==> flow/design.v <==
`timescale 1ns / 1ps
module fulladder(input wire a,b,c, output wire sum,carry);
    assign sum = a ^ b ^ c;
    assign carry = (a & b) | (b & c) | (c & a);
endmodule
module compressor_7_to_3(
    input  wire w0,w1,w2,w3,w4,w5,w6,
    output wire sum, c0, c1
);
    wire s1,s2,s3,s4,d1,d2,d3,d4;
    fulladder fa1(.a(w0), .b(w1), .c(w2), .sum(s1), .carry(d1));
    fulladder fa2(.a(w3), .b(w4), .c(w5), .sum(s2), .carry(d2));
    fulladder fa3(.a(s1), .b(s2), .c(w6), .sum(s3), .carry(d3));
    fulladder fa4(.a(d1), .b(d2), .c(d3), .sum(s4), .carry(d4));
    assign sum = s3;
    assign c0  = s4;
    assign c1  = d4;
endmodule
module array_7_to_3_compressor(
    input  wire [31:0] p0,p1,p2,p3,p4,p5,p6,
    output wire [31:0] psum, pc0, pc1
);
    genvar j;
    generate
        for(j=0; j<32; j=j+1) begin
            compressor_7_to_3 C(
                p0[j], p1[j], p2[j], p3[j], p4[j], p5[j], p6[j],
                psum[j], pc0[j], pc1[j]
            );
        end
    endgenerate
endmodule
module array_3_to_2_compressor(
    input  wire [31:0] a,b,c,
    output wire [31:0] sum, carry
);
    assign sum   = a ^ b ^ c;
    assign carry = ((a & b) | (b & c) | (c & a)) << 1;
endmodule
module han_carlson_adder(
    input  wire [31:0] a,
    input  wire [31:0] b,
    output wire [31:0] sum,
    output wire carry_out
);
    wire [31:0] g, p;
    assign g = a & b;
    assign p = a ^ b;
    wire [31:0] g1, p1;
    assign g1[0] = g[0];
    assign p1[0] = p[0];
    genvar i;
    generate
        for(i=1;i<32;i=i+1) begin
            assign g1[i] = g[i] | (p[i] & g[i-1]);
            assign p1[i] = p[i] & p[i-1];
        end
    endgenerate
    wire [31:0] g2, p2;
    assign g2[0] = g1[0];
    assign p2[0] = p1[0];
    assign g2[1] = g1[1];
    assign p2[1] = p1[1];
    generate
        for(i=2;i<32;i=i+1) begin
            assign g2[i] = g1[i] | (p1[i] & g1[i-2]);
            assign p2[i] = p1[i] & p1[i-2];
        end
    endgenerate
    wire [31:0] g3, p3;
    assign g3[0] = g2[0];
    assign p3[0] = p2[0];
    assign g3[1] = g2[1];
    assign p3[1] = p2[1];
    assign g3[2] = g2[2];
    assign p3[2] = p2[2];
    assign g3[3] = g2[3];
    assign p3[3] = p2[3];
    generate
        for(i=4;i<32;i=i+1) begin
            assign g3[i] = g2[i] | (p2[i] & g2[i-4]);
            assign p3[i] = p2[i] & p2[i-4];
        end
    endgenerate
    wire [31:0] g4, p4;
    assign g4[0] = g3[0];
    assign p4[0] = p3[0];
    assign g4[1] = g3[1];
    assign p4[1] = p3[1];
    assign g4[2] = g3[2];
    assign p4[2] = p3[2];
    assign g4[3] = g3[3];
    assign p4[3] = p3[3];
    assign g4[4] = g3[4];
    assign p4[4] = p3[4];
    assign g4[5] = g3[5];
    assign p4[5] = p3[5];
    assign g4[6] = g3[6];
    assign p4[6] = p3[6];
    assign g4[7] = g3[7];
    assign p4[7] = p3[7];
    generate
        for(i=8;i<32;i=i+1) begin
            assign g4[i] = g3[i] | (p3[i] & g3[i-8]);
            assign p4[i] = p3[i] & p3[i-8];
        end
    endgenerate
    wire [31:0] g5, p5;
    assign g5[0]  = g4[0];  assign p5[0]  = p4[0];
    assign g5[1]  = g4[1];  assign p5[1]  = p4[1];
    assign g5[2]  = g4[2];  assign p5[2]  = p4[2];
    assign g5[3]  = g4[3];  assign p5[3]  = p4[3];
    assign g5[4]  = g4[4];  assign p5[4]  = p4[4];
    assign g5[5]  = g4[5];  assign p5[5]  = p4[5];
    assign g5[6]  = g4[6];  assign p5[6]  = p4[6];
    assign g5[7]  = g4[7];  assign p5[7]  = p4[7];
    assign g5[8]  = g4[8];  assign p5[8]  = p4[8];
    assign g5[9]  = g4[9];  assign p5[9]  = p4[9];
    assign g5[10] = g4[10]; assign p5[10] = p4[10];
    assign g5[11] = g4[11]; assign p5[11] = p4[11];
    assign g5[12] = g4[12]; assign p5[12] = p4[12];
    assign g5[13] = g4[13]; assign p5[13] = p4[13];
    assign g5[14] = g4[14]; assign p5[14] = p4[14];
    assign g5[15] = g4[15]; assign p5[15] = p4[15];
    generate
        for(i=16;i<32;i=i+1) begin
            assign g5[i] = g4[i] | (p4[i] & g4[i-16]);
            assign p5[i] = p4[i] & p4[i-16];
        end
    endgenerate
    wire [31:0] carry_in; 
    assign carry_in[0] = 1'b0;
    assign carry_in[1]  = g[0];
    assign carry_in[2]  = g1[1];
    assign carry_in[3]  = g2[2];
    assign carry_in[4]  = g3[3];
    generate
        for(i=5;i<32;i=i+1) begin
            assign carry_in[i] = g5[i-1];
        end
    endgenerate
    generate
        for(i=0;i<32;i=i+1) begin
            assign sum[i] = p[i] ^ carry_in[i];
        end
    endgenerate
    assign carry_out = g5[31];
endmodule
module piped_wallace_mult(
    input wire clock, reset,
    input wire [15:0] x,y,
    output reg [31:0] prod
);
    genvar i,j;
    wire [31:0] pp[0:15];
    generate
        for(i=0; i<16; i=i+1) begin : PP_GEN
            for(j=0; j<32; j=j+1) begin : COL
                assign pp[i][j] = (j>=i && j<i+16) ? (x[j-i] & y[i]) : 1'b0;
            end
        end
    endgenerate
    wire [31:0] s0,s1,c0_0,c1_0,c02_0,c12_0;
    array_7_to_3_compressor A0(pp[0],pp[1],pp[2],pp[3],pp[4],pp[5],pp[6], s0, c0_0, c02_0);
    array_7_to_3_compressor A1(pp[7],pp[8],pp[9],pp[10],pp[11],pp[12],pp[13], s1, c1_0, c12_0);
    wire [31:0] c0  = c0_0  << 1;
    wire [31:0] c1  = c1_0  << 1;
    wire [31:0] c02 = c02_0 << 2;
    wire [31:0] c12 = c12_0 << 2;
    reg [31:0] rs0,rs1,rc0,rc1,rc02,rc12, rpp14,rpp15;
    always @(posedge clock or posedge reset)
        if(reset) begin
            rs0<=0; rs1<=0; rc0<=0; rc1<=0; rc02<=0; rc12<=0;
            rpp14<=0; rpp15<=0;
        end else begin
            rs0<=s0; rs1<=s1; rc0<=c0; rc1<=c1; rc02<=c02; rc12<=c12;
            rpp14<=pp[14]; rpp15<=pp[15];
        end
    wire [31:0] sum1,carry_1,carry_2;
    array_7_to_3_compressor A2(
        rs0,rs1,rc0,rc1,rc02,rc12,rpp14,
        sum1, carry_1, carry_2
    );
    wire [31:0] carry1 = carry_1 << 1;
    wire [31:0] carry2 = carry_2 << 2;
    reg [31:0] rsum1,rcarry1,rcarry2,rlast;
    always @(posedge clock or posedge reset)
        if(reset) begin
            rsum1<=0; rcarry1<=0; rcarry2<=0; rlast<=0;
        end else begin
            rsum1<=sum1; rcarry1<=carry1; rcarry2<=carry2;
            rlast<=rpp15;
        end
    wire [31:0] psum_1, pcarry_1, final_sum_pre, final_carry_pre;
    array_3_to_2_compressor C0(rsum1, rcarry1, rcarry2, psum_1, pcarry_1);
    array_3_to_2_compressor C1(rlast, psum_1, pcarry_1, final_sum_pre, final_carry_pre);
    reg [31:0] rsum, rcarry;
    always @(posedge clock or posedge reset)
        if(reset) begin
            rsum<=0; rcarry<=0;
        end else begin
            rsum<=final_sum_pre;
            rcarry<=final_carry_pre;
        end
    wire [31:0] final_sum;
    wire cout;
    han_carlson_adder HC(rsum, rcarry, final_sum, cout);
    always @(posedge clock or posedge reset)
        if(reset)
            prod <= 0;
        else
            prod <= final_sum;
endmodule
# --- From RTL to reports: piped_wallace_mult ---
# Each step is given for the RTL above and for the edited RTL.
# Lines under "before" count in the file above, lines under "after" in the edited file.
# "diff": "after" minus "before" as printed here. "change_rel_pct": 100 x difference / "before".
setup:
  design: "piped_wallace_mult"
  clock: "clock"
  cell_library: "sky130hd"
  corner: "tt_025C_1v80"

# --- Edit of the RTL ---
# The edit as a unified diff against the file above.
# The edit is scripted: it alters the design's behaviour and was not made to optimise anything.
# begin of diff
@@ -36,5 +36,5 @@
 );
     assign sum   = a ^ b ^ c;
-    assign carry = ((a & b) | (b & c) | (c & a)) << 1;
+    assign carry = ((a & b) | (b & c) | (c | a)) << 1;
 endmodule
 module han_carlson_adder(
# end of diff

# --- After elaboration ---
# Yosys after proc, flatten, opt, wreduce and memory -nomap, before mapping. Enables and synchronous resets that opt folds into registers are not counted as muxes. Memory bits, and registers merged into a memory's read port (data or address), are not among the register bits. Print and check cells are not counted. Equal cells are merged and count once.
classes:
  columns: ["item", "before", "after", "diff", "change_rel_pct"]
  rows:
  - ["n_eq", 0, 0, 0, null]
  - ["logic", 1884, 1884, 0, 0.00]
  - ["reduce_logical", 0, 0, 0, null]
  - ["mul", 0, 0, 0, null]
  - ["n_shift", 0, 0, 0, null]
  - ["div_mod_pow", 0, 0, 0, null]
  - ["n_addsub", 0, 0, 0, null]
  - ["muxes", 0, 0, 0, null]
  - ["cmp", 0, 0, 0, null]
op_table:
  columns: ["op", "before", "after", "diff", "change_rel_pct"]
  rows:
  - ["AND 31 bit", 4, 3, -1, -25.00]
  - ["bitwise OR 31 bit", 4, 5, 1, 25.00]
  - ["AND 31 x 30 -> 31 bit", 1, 0, -1, -100.00]
  - ["bitwise OR 31 x 30 -> 31 bit", 0, 1, 1, null]
  - ["AND 1 bit", 1014, 1014, 0, 0.00]
  - ["bitwise OR 1 bit", 442, 442, 0, 0.00]
  - ["XOR 1 bit", 412, 412, 0, 0.00]
  - ["XOR 32 bit", 2, 2, 0, 0.00]
  - ["AND 30 bit", 1, 1, 0, 0.00]
  - ["AND 30 x 31 -> 31 bit", 1, 1, 0, 0.00]
  - ["XOR 30 bit", 1, 1, 0, 0.00]
  - ["XOR 30 x 31 -> 31 bit", 1, 1, 0, 0.00]
  - ["XOR 31 bit", 1, 1, 0, 0.00]
bits:
  columns: ["item", "before", "after", "diff", "change_rel_pct"]
  rows:
  - ["romBits", 0, 0, 0, null]
  - ["latch_bits", 0, 0, 0, null]
  - ["elab_cells", 1899, 1899, 0, 0.00]
  - ["ram_bits", 0, 0, 0, null]
  - ["ff_bits", 342, 342, 0, 0.00]
  - ["clocked_rd_ports_x_width", 0, 0, 0, null]
  - ["in_bits", 34, 34, 0, 0.00]
  - ["mem_count", 0, 0, 0, null]

# --- Depth ---
# Yosys ltp: most cells in a row. Word level: on the elaborated netlist, between registers, memories and ports. Mapped: between sequential cells and ports; inverters and the memories' decode and read muxes count.
depth:
  columns: ["item", "before", "after", "diff", "change_rel_pct"]
  rows:
  - ["word_depth", 11, 11, 0, 0.00]
  - ["abc_area", "0", "0", null, null]
  - ["depth_mapped", 8, 9, 1, 12.50]

# --- Mapped cells and area ---
# The flow's flattened synthesis, as Yosys stat reports it; memories are mapped. The netlist is that of the ABC_AREA named above (0 if unset); the other value can give another one.
by_type:
  columns: ["type", "before", "after", "diff", "change_rel_pct"]
  rows:
  - ["sky130_fd_sc_hd__xnor2_1", 17, 79, 62, 364.71]
  - ["sky130_fd_sc_hd__fa_1", 203, 164, -39, -19.21]
  - ["sky130_fd_sc_hd__nor2_1", 20, 41, 21, 105.00]
  - ["sky130_fd_sc_hd__inv_1", 212, 194, -18, -8.49]
  - ["sky130_fd_sc_hd__nand2_1", 61, 79, 18, 29.51]
  - ["sky130_fd_sc_hd__ha_1", 104, 119, 15, 14.42]
  - ["sky130_fd_sc_hd__or2_2", 0, 14, 14, null]
  - ["sky130_fd_sc_hd__xor2_1", 4, 17, 13, 325.00]
  - ["sky130_fd_sc_hd__nand3_1", 11, 2, -9, -81.82]
  - ["sky130_fd_sc_hd__a21oi_1", 22, 29, 7, 31.82]
  - ["sky130_fd_sc_hd__dfrtp_1", 337, 341, 4, 1.19]
  - ["sky130_fd_sc_hd__nand4_1", 2, 5, 3, 150.00]
  - ["sky130_fd_sc_hd__or3_1", 2, 5, 3, 150.00]
  - ["sky130_fd_sc_hd__o21a_1", 1, 4, 3, 300.00]
  - ["sky130_fd_sc_hd__clkbuf_1", 35, 33, -2, -5.71]
  - ["sky130_fd_sc_hd__o211ai_1", 5, 3, -2, -40.00]
  - ["sky130_fd_sc_hd__o21bai_1", 4, 2, -2, -50.00]
  - ["sky130_fd_sc_hd__a2111oi_0", 2, 0, -2, -100.00]
# Not every row of either side is listed.
mapped:
  columns: ["item", "before", "after", "diff", "change_rel_pct"]
  rows:
  - ["buffers", 39, 35, -4, -10.26]
  - ["synth_area_um2", 17424.2, 17675.7, 251.5, 1.44]
  - ["ffs", 337, 341, 4, 1.19]
  - ["cells", 1324, 1407, 83, 6.27]
# The figures by module come from a second, unflattened synthesis with its own total; it is not the netlist above.
hier_totals:
  columns: ["item", "before", "after", "diff", "change_rel_pct"]
  rows:
  - ["hier_cells", 1398, 1467, 69, 4.94]
  - ["hier_area_um2", 23151.0, 23839.1, 688.1, 2.97]
# Each row is one instance without its submodules.
modules_before:
  columns: ["mod", "seq_area_um2", "mod_area_um2", "n_inst", "n_cells"]
  rows:
  - ["piped_wallace_mult", 10585.2, 12490.7, 1, 713]
  - ["fulladder", 0.0, 20.0, 384, 1]
  - ["han_carlson_adder", 0.0, 1661.6, 1, 233]
  - ["array_3_to_2_compressor", 0.0, 655.6, 2, 34]
  - ["array_7_to_3_compressor", 0.0, 0.0, 3, 0]
  - ["compressor_7_to_3", 0.0, 0.0, 96, 0]
modules_after:
  columns: ["mod", "seq_area_um2", "mod_area_um2", "n_inst", "n_cells"]
  rows:
  - ["piped_wallace_mult", 10585.2, 12490.7, 1, 713]
  - ["fulladder", 0.0, 20.0, 384, 1]
  - ["array_3_to_2_compressor", 0.0, 965.9, 2, 65]
  - ["han_carlson_adder", 0.0, 1729.2, 1, 240]
  - ["array_7_to_3_compressor", 0.0, 0.0, 3, 0]
  - ["compressor_7_to_3", 0.0, 0.0, 96, 0]

# --- Path before layout ---
# OpenSTA on the mapped netlist: ideal clock, no wires. The path of least setup slack (recovery checks aside). Input and output delay are each 20% of the period. Register names are those of the netlist, which keeps one name where synthesis merged equal registers.
synth_path:
  columns: ["item", "before", "after", "diff", "change_rel_pct"]
  rows:
  - ["path_kind", "input to register", "input to register", null, null]
  - ["start", "input port x[9]", "input port y[0]", null, null]
  - ["end", "register (name not given)", "register (name not given)", null, null]
  - ["t_arrival_ps", 2311, 2306, -5, -0.22]
  - ["required_ps", 2664, 2664, 0, 0.00]
  - ["slack_ps", 353, 358, 5, null]
  - ["path_buffers", 1, 1, 0, 0.00]
  - ["path_delay_ps", 1887, 1882, -5, -0.26]
  - ["path_stages", 7, 7, 0, 0.00]
  - ["clock_period_ps", 2800, 2800, 0, 0.00]
  - ["in_delay_ps", 560, 560, 0, 0.00]
  - ["synth_period_reached_ps", 2447, 2442, -5, -0.20]
# "path_delay_ps" is the arrival time less input delay plus setup time.
# "path_stages" counts driving pins, that of a launching flip-flop among them; a cell with two outputs on the path counts twice.
# "synth_period_reached_ps" is the clock period less the worst setup slack; recovery checks do not enter. This is arithmetic on one report: input and output delays are still those of the set period (20% each).
# The rows between start and end are the longest chain of elaborated cells between them; the timing report does not say that the signal goes this way. Where chains are equally long, one stands for them.
# A line is the first line of the expression or statement that the cell stems from. Yosys adds cells for indexed reads and writes and turns some case tables into memories.
synth_between_before:
  path_cell_list: "sky130_fd_sc_hd__clkbuf_1 -> sky130_fd_sc_hd__and2_1 -> sky130_fd_sc_hd__fa_1 -> sky130_fd_sc_hd__inv_1 -> sky130_fd_sc_hd__fa_1 -> sky130_fd_sc_hd__inv_1 -> sky130_fd_sc_hd__fa_1"
  elab_chain_len: 7
synth_lines_before:
  columns: ["item", "line", "source"]
  rows:
  - ["from (decl)", 151, "input wire [15:0] x,y,"]
  - ["AND 1 bit", 159, "assign pp[i][j] = (j>=i && j<i+16) ? (x[j-i] & y[i]) : 1'b0;"]
  - ["XOR 1 bit (2 in a row)", 3, "assign sum = a ^ b ^ c;"]
  - ["AND 1 bit", 4, "assign carry = (a & b) | (b & c) | (c & a);"]
  - ["bitwise OR 1 bit (2 in a row)", 4, null]
  - ["XOR 1 bit", 3, null]
synth_between_after:
  path_cell_list: "sky130_fd_sc_hd__clkbuf_1 -> sky130_fd_sc_hd__and2_1 -> sky130_fd_sc_hd__fa_1 -> sky130_fd_sc_hd__inv_1 -> sky130_fd_sc_hd__fa_1 -> sky130_fd_sc_hd__inv_1 -> sky130_fd_sc_hd__fa_1"
  elab_chain_len: 7
synth_lines_after:
  columns: ["item", "line", "source"]
  rows:
  - ["from (decl)", 151, "input wire [15:0] x,y,"]
  - ["AND 1 bit", 159, "assign pp[i][j] = (j>=i && j<i+16) ? (x[j-i] & y[i]) : 1'b0;"]
  - ["XOR 1 bit (2 in a row)", 3, "assign sum = a ^ b ^ c;"]
  - ["AND 1 bit", 4, "assign carry = (a & b) | (b & c) | (c & a);"]
  - ["bitwise OR 1 bit (2 in a row)", 4, null]
  - ["XOR 1 bit", 3, null]

# --- Path in the finished layout ---
# From the final timing report of the runs of pair A: the path of least setup slack in the routed layout; clock arrival at registers is part of the times.
# The report prints the path's times to 10 ps; the period is as set.
layout_path:
  columns: ["item", "before", "after", "diff", "change_rel_pct"]
  rows:
  - ["path_kind", "register to register", "register to register", null, null]
  - ["start", "register rcarry[5]", "register rcarry[2]", null, null]
  - ["end", "register prod[27]", "register prod[30]", null, null]
  - ["clock_period_ps", 2800, 2800, 0, 0.00]
  - ["required_ps", 3200, 3240, 40, 1.25]
  - ["path_buffers", 0, 0, 0, null]
  - ["t_arrival_ps", 2960, 3070, 110, 3.72]
  - ["slack_ps", 240, 170, -70, null]
  - ["path_stages", 9, 10, 1, 11.11]
# The rows between start and end are the longest chain of elaborated cells between them; the timing report does not say that the signal goes this way. Where chains are equally long, one stands for them.
layout_between_before:
  path_cell_list: "sky130_fd_sc_hd__dfrtp_1 -> sky130_fd_sc_hd__ha_1 -> sky130_fd_sc_hd__fa_1 -> sky130_fd_sc_hd__a21o_1 -> sky130_fd_sc_hd__a221oi_2 -> sky130_fd_sc_hd__nor3_4 -> sky130_fd_sc_hd__o211ai_4 -> sky130_fd_sc_hd__nand2_2 -> sky130_fd_sc_hd__o311ai_2"
  elab_chain_len: 10
layout_lines_before:
  columns: ["item", "line", "source"]
  rows:
  - ["from (decl)", 197, "reg [31:0] rsum, rcarry;"]
  - ["from (assign)", 200, "rsum<=0; rcarry<=0;"]
  - ["from (assign)", 203, "rcarry<=final_carry_pre;"]
  - ["AND 31 bit", 47, "assign g = a & b;"]
  - ["AND 1 bit", 55, "assign g1[i] = g[i] | (p[i] & g[i-1]);"]
  - ["bitwise OR 1 bit", 55, null]
  - ["bitwise OR 1 bit", 66, "assign g2[i] = g1[i] | (p1[i] & g1[i-2]);"]
  - ["AND 1 bit", 81, "assign g3[i] = g2[i] | (p2[i] & g2[i-4]);"]
  - ["bitwise OR 1 bit", 81, null]
  - ["bitwise OR 1 bit", 104, "assign g4[i] = g3[i] | (p3[i] & g3[i-8]);"]
  - ["AND 1 bit", 127, "assign g5[i] = g4[i] | (p4[i] & g4[i-16]);"]
  - ["bitwise OR 1 bit", 127, null]
  - ["XOR 1 bit", 144, "assign sum[i] = p[i] ^ carry_in[i];"]
  - ["to (assign)", 210, "prod <= 0;"]
  - ["to (assign)", 212, "prod <= final_sum;"]
  - ["to (decl)", 152, "output reg [31:0] prod"]
layout_between_after:
  path_cell_list: "sky130_fd_sc_hd__dfrtp_1 -> sky130_fd_sc_hd__ha_1 -> sky130_fd_sc_hd__fa_1 -> sky130_fd_sc_hd__a21o_1 -> sky130_fd_sc_hd__nand4_1 -> sky130_fd_sc_hd__nand3_2 -> sky130_fd_sc_hd__a211oi_4 -> sky130_fd_sc_hd__o31ai_4 -> sky130_fd_sc_hd__a311oi_2 -> sky130_fd_sc_hd__xnor2_1"
  elab_chain_len: 11
layout_lines_after:
  columns: ["item", "line", "source"]
  rows:
  - ["from (decl)", 197, "reg [31:0] rsum, rcarry;"]
  - ["from (assign)", 200, "rsum<=0; rcarry<=0;"]
  - ["from (assign)", 203, "rcarry<=final_carry_pre;"]
  - ["AND 31 bit", 47, "assign g = a & b;"]
  - ["AND 1 bit", 55, "assign g1[i] = g[i] | (p[i] & g[i-1]);"]
  - ["bitwise OR 1 bit", 55, null]
  - ["AND 1 bit", 66, "assign g2[i] = g1[i] | (p1[i] & g1[i-2]);"]
  - ["bitwise OR 1 bit", 66, null]
  - ["bitwise OR 1 bit", 81, "assign g3[i] = g2[i] | (p2[i] & g2[i-4]);"]
  - ["AND 1 bit", 104, "assign g4[i] = g3[i] | (p3[i] & g3[i-8]);"]
  - ["bitwise OR 1 bit", 104, null]
  - ["AND 1 bit", 127, "assign g5[i] = g4[i] | (p4[i] & g4[i-16]);"]
  - ["bitwise OR 1 bit", 127, null]
  - ["XOR 1 bit", 144, "assign sum[i] = p[i] ^ carry_in[i];"]
  - ["to (assign)", 210, "prod <= 0;"]
  - ["to (assign)", 212, "prod <= final_sum;"]
  - ["to (decl)", 152, "output reg [31:0] prod"]

# --- Flow runs ---
# Both versions went through the flow (Yosys, OpenROAD) with the same settings in each pair. Constraints: input delay and output delay 20% of the set period each, output load 0.01 pF.
settings_pair_A:
  CORE_UTILIZATION: 40
  period_ns: 2.8
  CAP_MARGIN: 20
  CORE_MARGIN: 2
  SLEW_MARGIN: 20
results_pair_A:
  columns: ["item", "before", "after", "diff", "change_rel_pct"]
  rows:
  - ["worst_setup_slack_ps", 238, 167, -71, null]
  - ["utilization_pct", 48.1, 47.7, -0.4, null]
  - ["post_synth_area_um2", 17424.2, 17675.7, 251.5, 1.44]
  - ["timing.setup.tns_ps", 0, 0, 0, null]
  - ["final_cell_area_um2", 20702.4, 20938.8, 236.4, 1.14]
  - ["totalPower_uw", 18229, 19922, 1693, 9.29]
  - ["clock_period_reached_ps", 2562, 2633, 71, 2.77]
  - ["die_footprint_um2", 45245.5, 45885.9, 640.4, 1.42]
settings_pair_B:
  ABC_AREA: 1
  CORE_UTILIZATION: 36
  CTS_CLUSTER_DIAMETER: 209
  GPL_TIMING_DRIVEN: 0
  MAX_ROUTING_LAYER: "met4"
  PLACE_DENSITY_LB_ADDON: 0.12
  SLEW_MARGIN: 10
  period_ns: 4.13
  CAP_MARGIN: 20
  CORE_MARGIN: 2
results_pair_B:
  columns: ["item", "before", "after", "diff", "change_rel_pct"]
  rows:
  - ["worst_setup_slack_ps", 1039, 1081, 42, null]
  - ["utilization_pct", 41.6, 41.7, 0.1, null]
  - ["worst_hold_slack_ps", 345, 346, 1, null]
  - ["post_synth_area_um2", 18119.9, 18759.2, 639.3, 3.53]
  - ["timing.setup.tns_ps", 0, 0, 0, null]
  - ["final_cell_area_um2", 20802.5, 21444.3, 641.8, 3.09]
  - ["totalPower_uw", 12387, 14127, 1740, 14.05]
  - ["clock_period_reached_ps", 3091, 3049, -42, -1.36]
  - ["die_footprint_um2", 52143.7, 53951.7, 1808.0, 3.47]
# "clock_period_reached_ps": clock period set for the run, less the worst setup slack. It is reckoned from that one timing run; input and output delays stay at 20% of the period that was set.
# By "totalPower_uw" is meant OpenSTA's value without simulated activity: inputs other than the clock are taken to toggle once in ten clock periods, and the tool carries that through the logic.
